==> flow/design.v <==
module values (
    input logic       clk,
    input logic       rst_n,       
    input logic       newframe,   
    input logic [5:0] pixel,       
    input logic [63:0] seed,       
    output logic [7:0] read_data,
    output logic [63:0] debug_grid  
);
    logic [63:0] current_state;
    logic [63:0] next_state;
    logic [31:0] frame_counter;    
    logic update_frame;            
    always_ff @(posedge clk) begin
        if (!rst_n) begin
            current_state <= seed;   
        end else if (newframe) begin
            current_state <= next_state;
        end
    end
    assign debug_grid = current_state;
always_comb begin 
    integer x_offset, y_offset;
    logic [5:0] neighbor_count[64];
    next_state = 64'b0;
    if (newframe) begin
        int neighbor_counter;
        logic [2:0] row;
        logic [2:0] col;
        logic is_alive;
        logic becomes_alive;
        for (int i = 0; i < 64; i++) begin
            neighbor_counter = 0;
            row = i / 8;  
            col = i % 8;   
            for (x_offset = -1; x_offset <= 1; x_offset = x_offset + 1) begin
                for (y_offset = -1; y_offset <= 1; y_offset = y_offset + 1) begin
                    if (!(x_offset == 0 && y_offset == 0)) begin
                        logic [5:0] neighbor_index;
                        logic [2:0] new_row, new_col;
                        if ((row + x_offset >= 0) && (row + x_offset < 8) &&
                            (col + y_offset >= 0) && (col + y_offset < 8)) begin
                            new_row = row + x_offset;
                            new_col = col + y_offset;
                            neighbor_index = new_row * 8 + new_col;
                            if (current_state[neighbor_index]) begin
                                neighbor_counter = neighbor_counter + 1;
                            end
                        end
                        else begin
                            neighbor_index =0;
                            new_row = 0;
                            new_col = 0;
                        end
                    end
                end
            end
            is_alive = current_state[i];
            becomes_alive = (is_alive && (neighbor_counter == 2 || neighbor_counter == 3)) ||
                (!is_alive && (neighbor_counter == 3));
            next_state[i] = becomes_alive;
        end
    end
    else begin
        next_state = current_state;  
        x_offset = 0;
        y_offset = 0;
    end
end
always_comb begin
    if (current_state[pixel]) begin
        read_data = 8'hFF;  
    end else begin
        read_data = 8'h00;  
    end
end
endmodule
module ws2812b(
    input logic clk, 
    input logic rst_n,
    input logic serial_in, 
    input logic transmit, 
    output logic ws2812b_out, 
    output logic shift
);
    localparam IDLE = 1'b0;  
    localparam TRANSMITTING = 1'b1;
    localparam T0_CYCLE_COUNT = 4'd5;
    localparam T1_CYCLE_COUNT = 4'd10;
    localparam MAX_CYCLE_COUNT = 4'd15;
    logic state;
    logic [3:0] cycle_count;
    logic bit_being_sent;
    always_ff @(posedge clk) begin
        if (!rst_n) begin
            state <= IDLE;
            cycle_count <= 4'd0;
            bit_being_sent <= 1'b0;
        end else
        unique case (state)
            IDLE:
                if (transmit == 1'b1) begin
                    state <= TRANSMITTING;  
                    cycle_count <= 4'd0;  
                    bit_being_sent <= serial_in;
                end
            TRANSMITTING:  
                if (transmit == 1'b0) begin
                    state <= IDLE;  
                end
                else if (cycle_count == MAX_CYCLE_COUNT - 1) begin  
                    cycle_count <= 4'd0;
                    bit_being_sent <= serial_in;
                end
                else begin
                    cycle_count <= cycle_count + 1;
                end
        endcase
    end
    always_comb begin
        if (state == TRANSMITTING)
            if (bit_being_sent == 1'b0)  
                ws2812b_out = (cycle_count < T0_CYCLE_COUNT);  
            else
                ws2812b_out = (cycle_count < T1_CYCLE_COUNT);  
        else
            ws2812b_out = 1'b0;  
    end
    assign shift = (state == TRANSMITTING) && (cycle_count == 4'd0);  
endmodule
module controller (
    input logic clk, 
    input logic rst_n,
    output logic load_sreg, 
    output logic transmit_pixel, 
    output logic [5:0] pixel, 
    output logic newframe
);
    localparam TRANSMIT_FRAME       = 1'b0;
    localparam IDLE                 = 1'b1;
    localparam [2:0] READ_CH_VALS   = 3'b001;
    localparam [2:0] LOAD_SREG      = 3'b010;
    localparam [2:0] TRANSMIT_PIXEL = 3'b100;
    localparam [8:0] TRANSMIT_CYCLES    = 9'd360;        
    localparam [19:0] IDLE_CYCLES       = 20'd3600;      
    logic state;
    logic next_state;
    logic [2:0] transmit_phase;
    logic [2:0] next_transmit_phase;
    logic [5:0] pixel_counter;
    logic [5:0] frame_counter;  
    logic [8:0] transmit_counter;
    logic [19:0] idle_counter;
    logic transmit_pixel_done;
    logic idle_done;
    assign transmit_pixel_done = (transmit_counter == TRANSMIT_CYCLES - 1);
    assign idle_done = (idle_counter == IDLE_CYCLES - 1);
    always_ff @(posedge clk) begin
        if (!rst_n) begin
            state <= TRANSMIT_FRAME;
            transmit_phase <= READ_CH_VALS;
        end else begin
            state <= next_state;
            transmit_phase <= next_transmit_phase;
        end
    end
    always_comb begin
        next_state = 1'bx;
        unique case (state)
            TRANSMIT_FRAME:
                if ((pixel_counter == 6'd0) && (transmit_pixel_done))
                    next_state = IDLE;
                else
                    next_state = TRANSMIT_FRAME;
            IDLE:
                if (idle_done)
                    next_state = TRANSMIT_FRAME;
                else
                    next_state = IDLE;
        endcase
    end
    always_comb begin
        next_transmit_phase = READ_CH_VALS;
        if (state == TRANSMIT_FRAME) begin
            case (transmit_phase)
                READ_CH_VALS:
                    next_transmit_phase = LOAD_SREG;
                LOAD_SREG:
                    next_transmit_phase = TRANSMIT_PIXEL;
                TRANSMIT_PIXEL:
                    next_transmit_phase = transmit_pixel_done ? READ_CH_VALS : TRANSMIT_PIXEL;
            endcase
        end
    end
    always_ff @(posedge clk) begin
        if (!rst_n) begin
            pixel_counter <= 6'd63;
        end else if ((state == TRANSMIT_FRAME) && transmit_pixel_done) begin
            pixel_counter <= pixel_counter - 1;
        end
    end
    always_ff @(posedge clk) begin
        if (!rst_n) begin
            newframe <= 1'b0;
            frame_counter <= 6'd0;
        end else if (idle_done) begin
            if (frame_counter == 6'd1) begin
                newframe <= 1'b1;
                frame_counter <= 6'd0;
            end else begin
                newframe <= 1'b0;
                frame_counter <= frame_counter + 6'd1;
            end
        end else begin
            newframe <= 1'b0;
        end
    end
    always_ff @(posedge clk) begin
        if (!rst_n) begin
            transmit_counter <= 9'd0;
        end else if (transmit_phase == TRANSMIT_PIXEL) begin
            transmit_counter <= transmit_counter + 1;
        end
        else begin
            transmit_counter <= 9'd0;
        end
    end
    always_ff @(posedge clk) begin
        if (!rst_n) begin
            idle_counter <= 20'd0;
        end else if (state == IDLE) begin
            idle_counter <= idle_counter + 1;
        end
        else begin
            idle_counter <= 20'd0;
        end
    end
    assign pixel = pixel_counter;
    assign load_sreg = (transmit_phase == LOAD_SREG);
    assign transmit_pixel = (transmit_phase == TRANSMIT_PIXEL);
endmodule
module top(
    input logic     clk, 
    input logic     SW, 
    input logic     BOOT, 
    input logic [63:0] seed,
    output logic    _48b, 
    output logic    _45a
);
    logic [7:0] read_data;
    logic [5:0] pixel;
    logic newframe; 
    logic [23:0] shift_reg;  
    logic load_sreg;
    logic transmit_pixel;
    logic shift; 
    logic ws2812b_out;
    logic [63:0] pixel_control;
    logic [63:0] next_pixel_control;  
    logic [5:0] pixel_index;  
    logic [1:0] flipper;  
    values u1 (
        .clk         (clk), 
        .rst_n       (SW),  
        .newframe    (newframe), 
        .pixel        (pixel),
        .seed        (seed),
        .read_data     (read_data),
        .debug_grid  ()
    );
    ws2812b u4 (  
        .clk            (clk), 
        .rst_n          (SW),
        .serial_in      (shift_reg[23]),  
        .transmit       (transmit_pixel),  
        .ws2812b_out    (ws2812b_out), 
        .shift          (shift)
    );
    controller u5 (
        .clk            (clk), 
        .rst_n          (SW),
        .load_sreg      (load_sreg), 
        .transmit_pixel (transmit_pixel), 
        .pixel          (pixel),  
        .newframe          (newframe)  
    );
    always_ff @(posedge clk) begin
        if (!SW) begin
            flipper = 2'b00;
            shift_reg <= 24'd0;
        end else begin
        if(newframe) begin
            flipper = flipper + 1;
            if (flipper == 2'b11) begin
                flipper = 2'b00;
            end
        end
        if (load_sreg) begin  
            unique case (flipper)
                2'b00:
                    shift_reg <= { read_data, 16'd0 };
                2'b01:
                    shift_reg <= { 8'd0, read_data, 8'd0 };
                2'b10:
                    shift_reg <= { 16'd0, read_data };
                2'b11:  
                    shift_reg <= { 16'd0, read_data };
            endcase
        end
        else if (shift) begin
            shift_reg <= { shift_reg[22:0], 1'b0 }; 
        end
        end
    end
    assign _48b = ws2812b_out;  
    assign _45a = ~ws2812b_out;  
endmodule
Step by step through the tools: top
What the tools print for top, step after step. Line numbers count from 1 in the design file above. Operators carry their Yosys type and port widths (W data, S select, Z words). Library cell names are shortened. The mark - stands for no value.

Top module: top. Clock input: clk. Cell library: sky130hd. Corner: tt_025C_1v80.

Word-level counts
Yosys after proc, flatten, opt, wreduce and memory -nomap, before mapping. Memory bits, and registers merged into a memory's read port (data or address), are not among the register bits. Print and check cells are not counted. Equal cells are merged and count once.

The figure for elaborated cells is 1732. The figure for output and inout port bits is 2. The entry for bits of input ports reads 67. The entry for register bits after elaboration reads 142.

Reductions and logical operators: 334. For eq/ne operators the number is 143. The figure for multiplexer cells is 870. For magnitude comparators the number is 2. The entry for bitwise logic cells reads 4. The figure for shift operators is 1. For add/sub/neg operators the number is 365.

Operator list (number): $mux W32 (794); $add A32 B2 Y32 const B (359); $eq A32 B3 Y1 const B (128); $logic_and A1 B1 Y1 (131); $logic_or A1 B1 Y1 (128); $mux W64 (2); $pmux W24 S3 (1); $logic_not A1 Y1 (64); $shiftx A64 B6 Y1 (1); $mux W1 (58); $mux W24 (2); $add A20 B1 Y20 const B (1); $eq A20 B12 Y1 const B (1); $mux W4 (3); $add A9 B1 Y9 const B (1); $eq A9 B9 Y1 const B (1); $pmux W3 S3 (1); $reduce_and A2 Y1 (4); $pmux W4 S2 (1); $mux W8 (1); $ne A2 B1 Y1 const B (3); $eq A2 B2 Y1 const B (3); $add A6 B1 Y6 const B (1); $sub A6 B1 Y6 const B (1); $eq A6 B1 Y1 const B (1); $logic_not A6 Y1 (1); $mux W6 (1); $mux W2 (3).

Not listed: further kinds 18, cells in them 23.

Logic depth
Yosys ltp: most cells in a row. Word level: on the elaborated netlist, between registers, memories and ports. Mapped: between sequential cells and ports; inverters and the memories' decode and read muxes count.

The entry for word-level depth reads 29. ABC_AREA: 1. Under mapped depth stands 33. For gate-level depth less buffers the number is 31.

Synthesis result
Yosys stat after the flow's synthesis: flattened, memories mapped to cells. It holds for the ABC_AREA given above (unset counts as 0); a run with the other value may have another netlist. Totals and module areas in this step are rounded.

Cell types: nand2_1 (number 2050, area in all 7694.88 um^2); ha_1 (number 348, area in all 4.35E+03 um^2); nand3_1 (number 629, area in all 3.15E+03 um^2); inv_1 (number 717, area in all 2.69E+03 um^2); edfxtp_1 (number 64, area in all 1.92E+03 um^2); dfxtp_1 (number 78, area in all 1.56E+03 um^2); nor2_1 (number 310, area in all 1.16E+03 um^2); o21ai_0 (number 224, area in all 1.12E+03 um^2); a21oi_1 (number 123, area in all 615.59 um^2); xor2_1 (number 70, area in all 613.088 um^2); or2_2 (number 87, area in all 544.272 um^2); nand4_1 (number 76, area in all 475.456 um^2); buf_2 (number 82, area in all 410.394 um^2); nand3b_1 (number 49, area in all 367.853 um^2); buf_4 (number 35, area in all 262.752 um^2); xnor2_1 (number 29, area in all 253.994 um^2); buf_6 (number 20, area in all 225.216 um^2); nand2_2 (number 27, area in all 168.912 um^2).

Other cell types: 34; their cells: 275.

Under buffers stands 181. Cell area after synthesis: 29400 um^2. The entry for cells in the netlist reads 5293. The figure for mapped flip-flops is 142. The figure for area of sequential cells is 3480 um^2.

Path before layout
OpenSTA on the mapped netlist: ideal clock, no wires. The path of least setup slack (recovery checks aside). Input and output delay are each 20% of the period. Register names are those of the netlist, which keeps one name where synthesis merged equal registers.

Path type: register to register. Start point: register u1.current_state[33]. End point: register u1.current_state[42]. For arrival time the number is 4309 ps. The figure for clock period is 10000 ps. The figure for setup slack is 5439 ps. The figure for library setup time is 252 ps. The figure for driving pins on the path is 31. For path delay the number is 4561 ps. For synthesis period reached the number is 4561 ps.

"path delay" = arrival - input delay + setup time. "driving pins on the path": output pins that drive a net of the path, with the launching flip-flop's if there is one; two outputs of one cell count as two. "synthesis period reached" is the clock period less the worst setup slack; recovery checks do not enter. This is arithmetic on one report: input and output delays are still those of the set period (20% each). The rows between start and end are the longest chain of elaborated cells between them; the timing report does not say that the signal goes this way. Where chains are equally long, one stands for them. Each line given opens the expression or statement behind the cell; cells for indexed reads and writes are added by Yosys, which also makes memories of some case tables.

Path through: edfxtp_1 clkinv_1 clkbuf_1 ha_1 inv_1 nand2_2 nand2_1 inv_1 ha_1 nand2_1 nand2_1 ha_1 or2_2 nand2_1 inv_1 ha_1 or2_2 nand2_1 inv_1 ha_1 nand2_1 nand2_1 ha_1 nor2_1 nor2_1 o21ai_0 inv_1 nand2_1 nor2_1 nand2_1 nand2_1. Length of the longest elaborated chain: 29. Under elaborated cells between the ends (all ways) stands 31.

Ends and longest elaborated chain, after synthesis: start, declared (line 10) `logic [63:0] current_state;`; start, assigned (line 16) `current_state <= seed;`; start, assigned (line 18) `current_state <= next_state;`; $mux W1 (line 46) `if (current_state[neighbor_index]) begin`; $mux W32 (line 26) `if (newframe) begin`; $add A32 B2 Y32 (line 47) `neighbor_counter = neighbor_counter + 1;`; $mux W32 (line 46); $mux W32 (line 26); $add A32 B2 Y32 (line 47); $mux W32 (line 46); [15 not listed]; $mux W32 (line 26); $eq A32 B3 Y1 (line 59) `becomes_alive = (is_alive && (neighbor_counter == 2 || neighbor_counter == 3)) ||`; $logic_or A1 B1 Y1 (line 59); $logic_and A1 B1 Y1 (line 59); $logic_or A1 B1 Y1 (line 59); $mux W64 (line 17) `end else if (newframe) begin`; $mux W64 (line 15) `if (!rst_n) begin`; end, assigned (line 16); end, assigned (line 18); end, declared (line 10).

Timing after layout
Path of least setup slack in the final report of run 1 (OpenROAD, finished layout, wires in). Where an end is a register, its clock arrival counts in the times. The path's times are printed in steps of 10 ps; the period is the one set.

Path type: register to register. Start point: register u1.current_state[33]. End point: register u1.current_state[42]. For arrival time the number is 6050 ps. The figure for setup slack is 4590 ps. The figure for clock period is 10400 ps. The figure for library setup time is 240 ps. The figure for driving pins on the path is 30.

The rows between start and end are the longest chain of elaborated cells between them; the timing report does not say that the signal goes this way. Where chains are equally long, one stands for them.

Path through: edfxtp_1 clkinv_1 ha_1 inv_1 nand2_2 nand2_1 inv_1 ha_1 nand2_1 nand2_1 ha_1 or2_2 nand2_1 inv_1 ha_1 or2_2 nand2_1 inv_1 ha_1 nand2_1 nand2_1 ha_1 nor2_1 nor2_1 o21ai_0 inv_1 nand2_1 nor2_1 nand2_1 nand2_1. Length of the longest elaborated chain: 29. Under elaborated cells between the ends (all ways) stands 31.

Ends and longest elaborated chain, after layout: start, declared (line 10) `logic [63:0] current_state;`; start, assigned (line 16) `current_state <= seed;`; start, assigned (line 18) `current_state <= next_state;`; $mux W1 (line 46) `if (current_state[neighbor_index]) begin`; $mux W32 (line 26) `if (newframe) begin`; $add A32 B2 Y32 (line 47) `neighbor_counter = neighbor_counter + 1;`; $mux W32 (line 46); $mux W32 (line 26); $add A32 B2 Y32 (line 47); $mux W32 (line 46); [15 not listed]; $mux W32 (line 26); $eq A32 B3 Y1 (line 59) `becomes_alive = (is_alive && (neighbor_counter == 2 || neighbor_counter == 3)) ||`; $logic_or A1 B1 Y1 (line 59); $logic_and A1 B1 Y1 (line 59); $logic_or A1 B1 Y1 (line 59); $mux W64 (line 17) `end else if (newframe) begin`; $mux W64 (line 15) `if (!rst_n) begin`; end, assigned (line 16); end, assigned (line 18); end, declared (line 10).

Ticket comment

Module top, platform sky130hd: 3 stored runs of the flow (Yosys, OpenROAD) with differing settings, in no particular order. Input and output delays are each 20% of the period that was set; the output load is 0.01 pF. "time on the worst setup path" = time allowed to the worst setup path (clock period - input delay - output delay, where it has them) - its slack; a late launch clock adds to it, a late capture clock takes from it. "time on the worst setup path" is given in steps of 10 ps. The measured numbers are rounded.

Run 1 has these settings: ABC_AREA 1; CORE_ASPECT_RATIO 1.9; CORE_UTILIZATION 59; GPL_ROUTABILITY_DRIVEN 0; HOLD_SLACK_MARGIN -0.09; MAX_ROUTING_LAYER met5; MIN_ROUTING_LAYER met2; PLACE_DENSITY_LB_ADDON 0.26; SETUP_SLACK_MARGIN 3.03; period_ns 10.4; CAP_MARGIN 20; CORE_MARGIN 2; SLEW_MARGIN 20. The worst slack on setup checks reads 4,590 ps. The measured full die area is 51,700 um^2. The final utilization reads 62.3 %. The netlist area reported by Yosys comes to 29,400 um^2. The time on the worst setup path comes to 5,810 ps. Worst path kind: register to register. The worst hold slack after layout is 419 ps.

Run 2 has these settings: CELL_PAD_IN_SITES_DETAIL_PLACEMENT 1; CORE_ASPECT_RATIO 1.56; CORE_UTILIZATION 15; CTS_CLUSTER_SIZE 29; GPL_TIMING_DRIVEN 1; MIN_ROUTING_LAYER met1; SETUP_SLACK_MARGIN 0.98; SLEW_MARGIN 0; period_ns 6.04; CAP_MARGIN 20; CORE_MARGIN 2. The measured full die area is 180,000 um^2. The netlist area reported by Yosys comes to 26,500 um^2. The worst hold slack after layout is 417 ps. The worst slack on setup checks reads 1,200 ps. The time on the worst setup path comes to 4,840 ps. Worst path kind: register to register. The final utilization reads 17.6 %.

Run 3 has these settings: ABC_AREA 1; CELL_PAD_IN_SITES_DETAIL_PLACEMENT 0; CORE_UTILIZATION 57; MIN_ROUTING_LAYER met1; SETUP_SLACK_MARGIN 1.62; TNS_END_PERCENT 30; period_ns 7.19; CAP_MARGIN 20; CORE_MARGIN 2; SLEW_MARGIN 20. The worst hold slack after layout is 410 ps. The time on the worst setup path comes to 5,240 ps. Worst path kind: register to register. The measured full die area is 53,400 um^2. The final utilization reads 60.2 %. The worst slack on setup checks reads 1,950 ps. The netlist area reported by Yosys comes to 29,400 um^2.
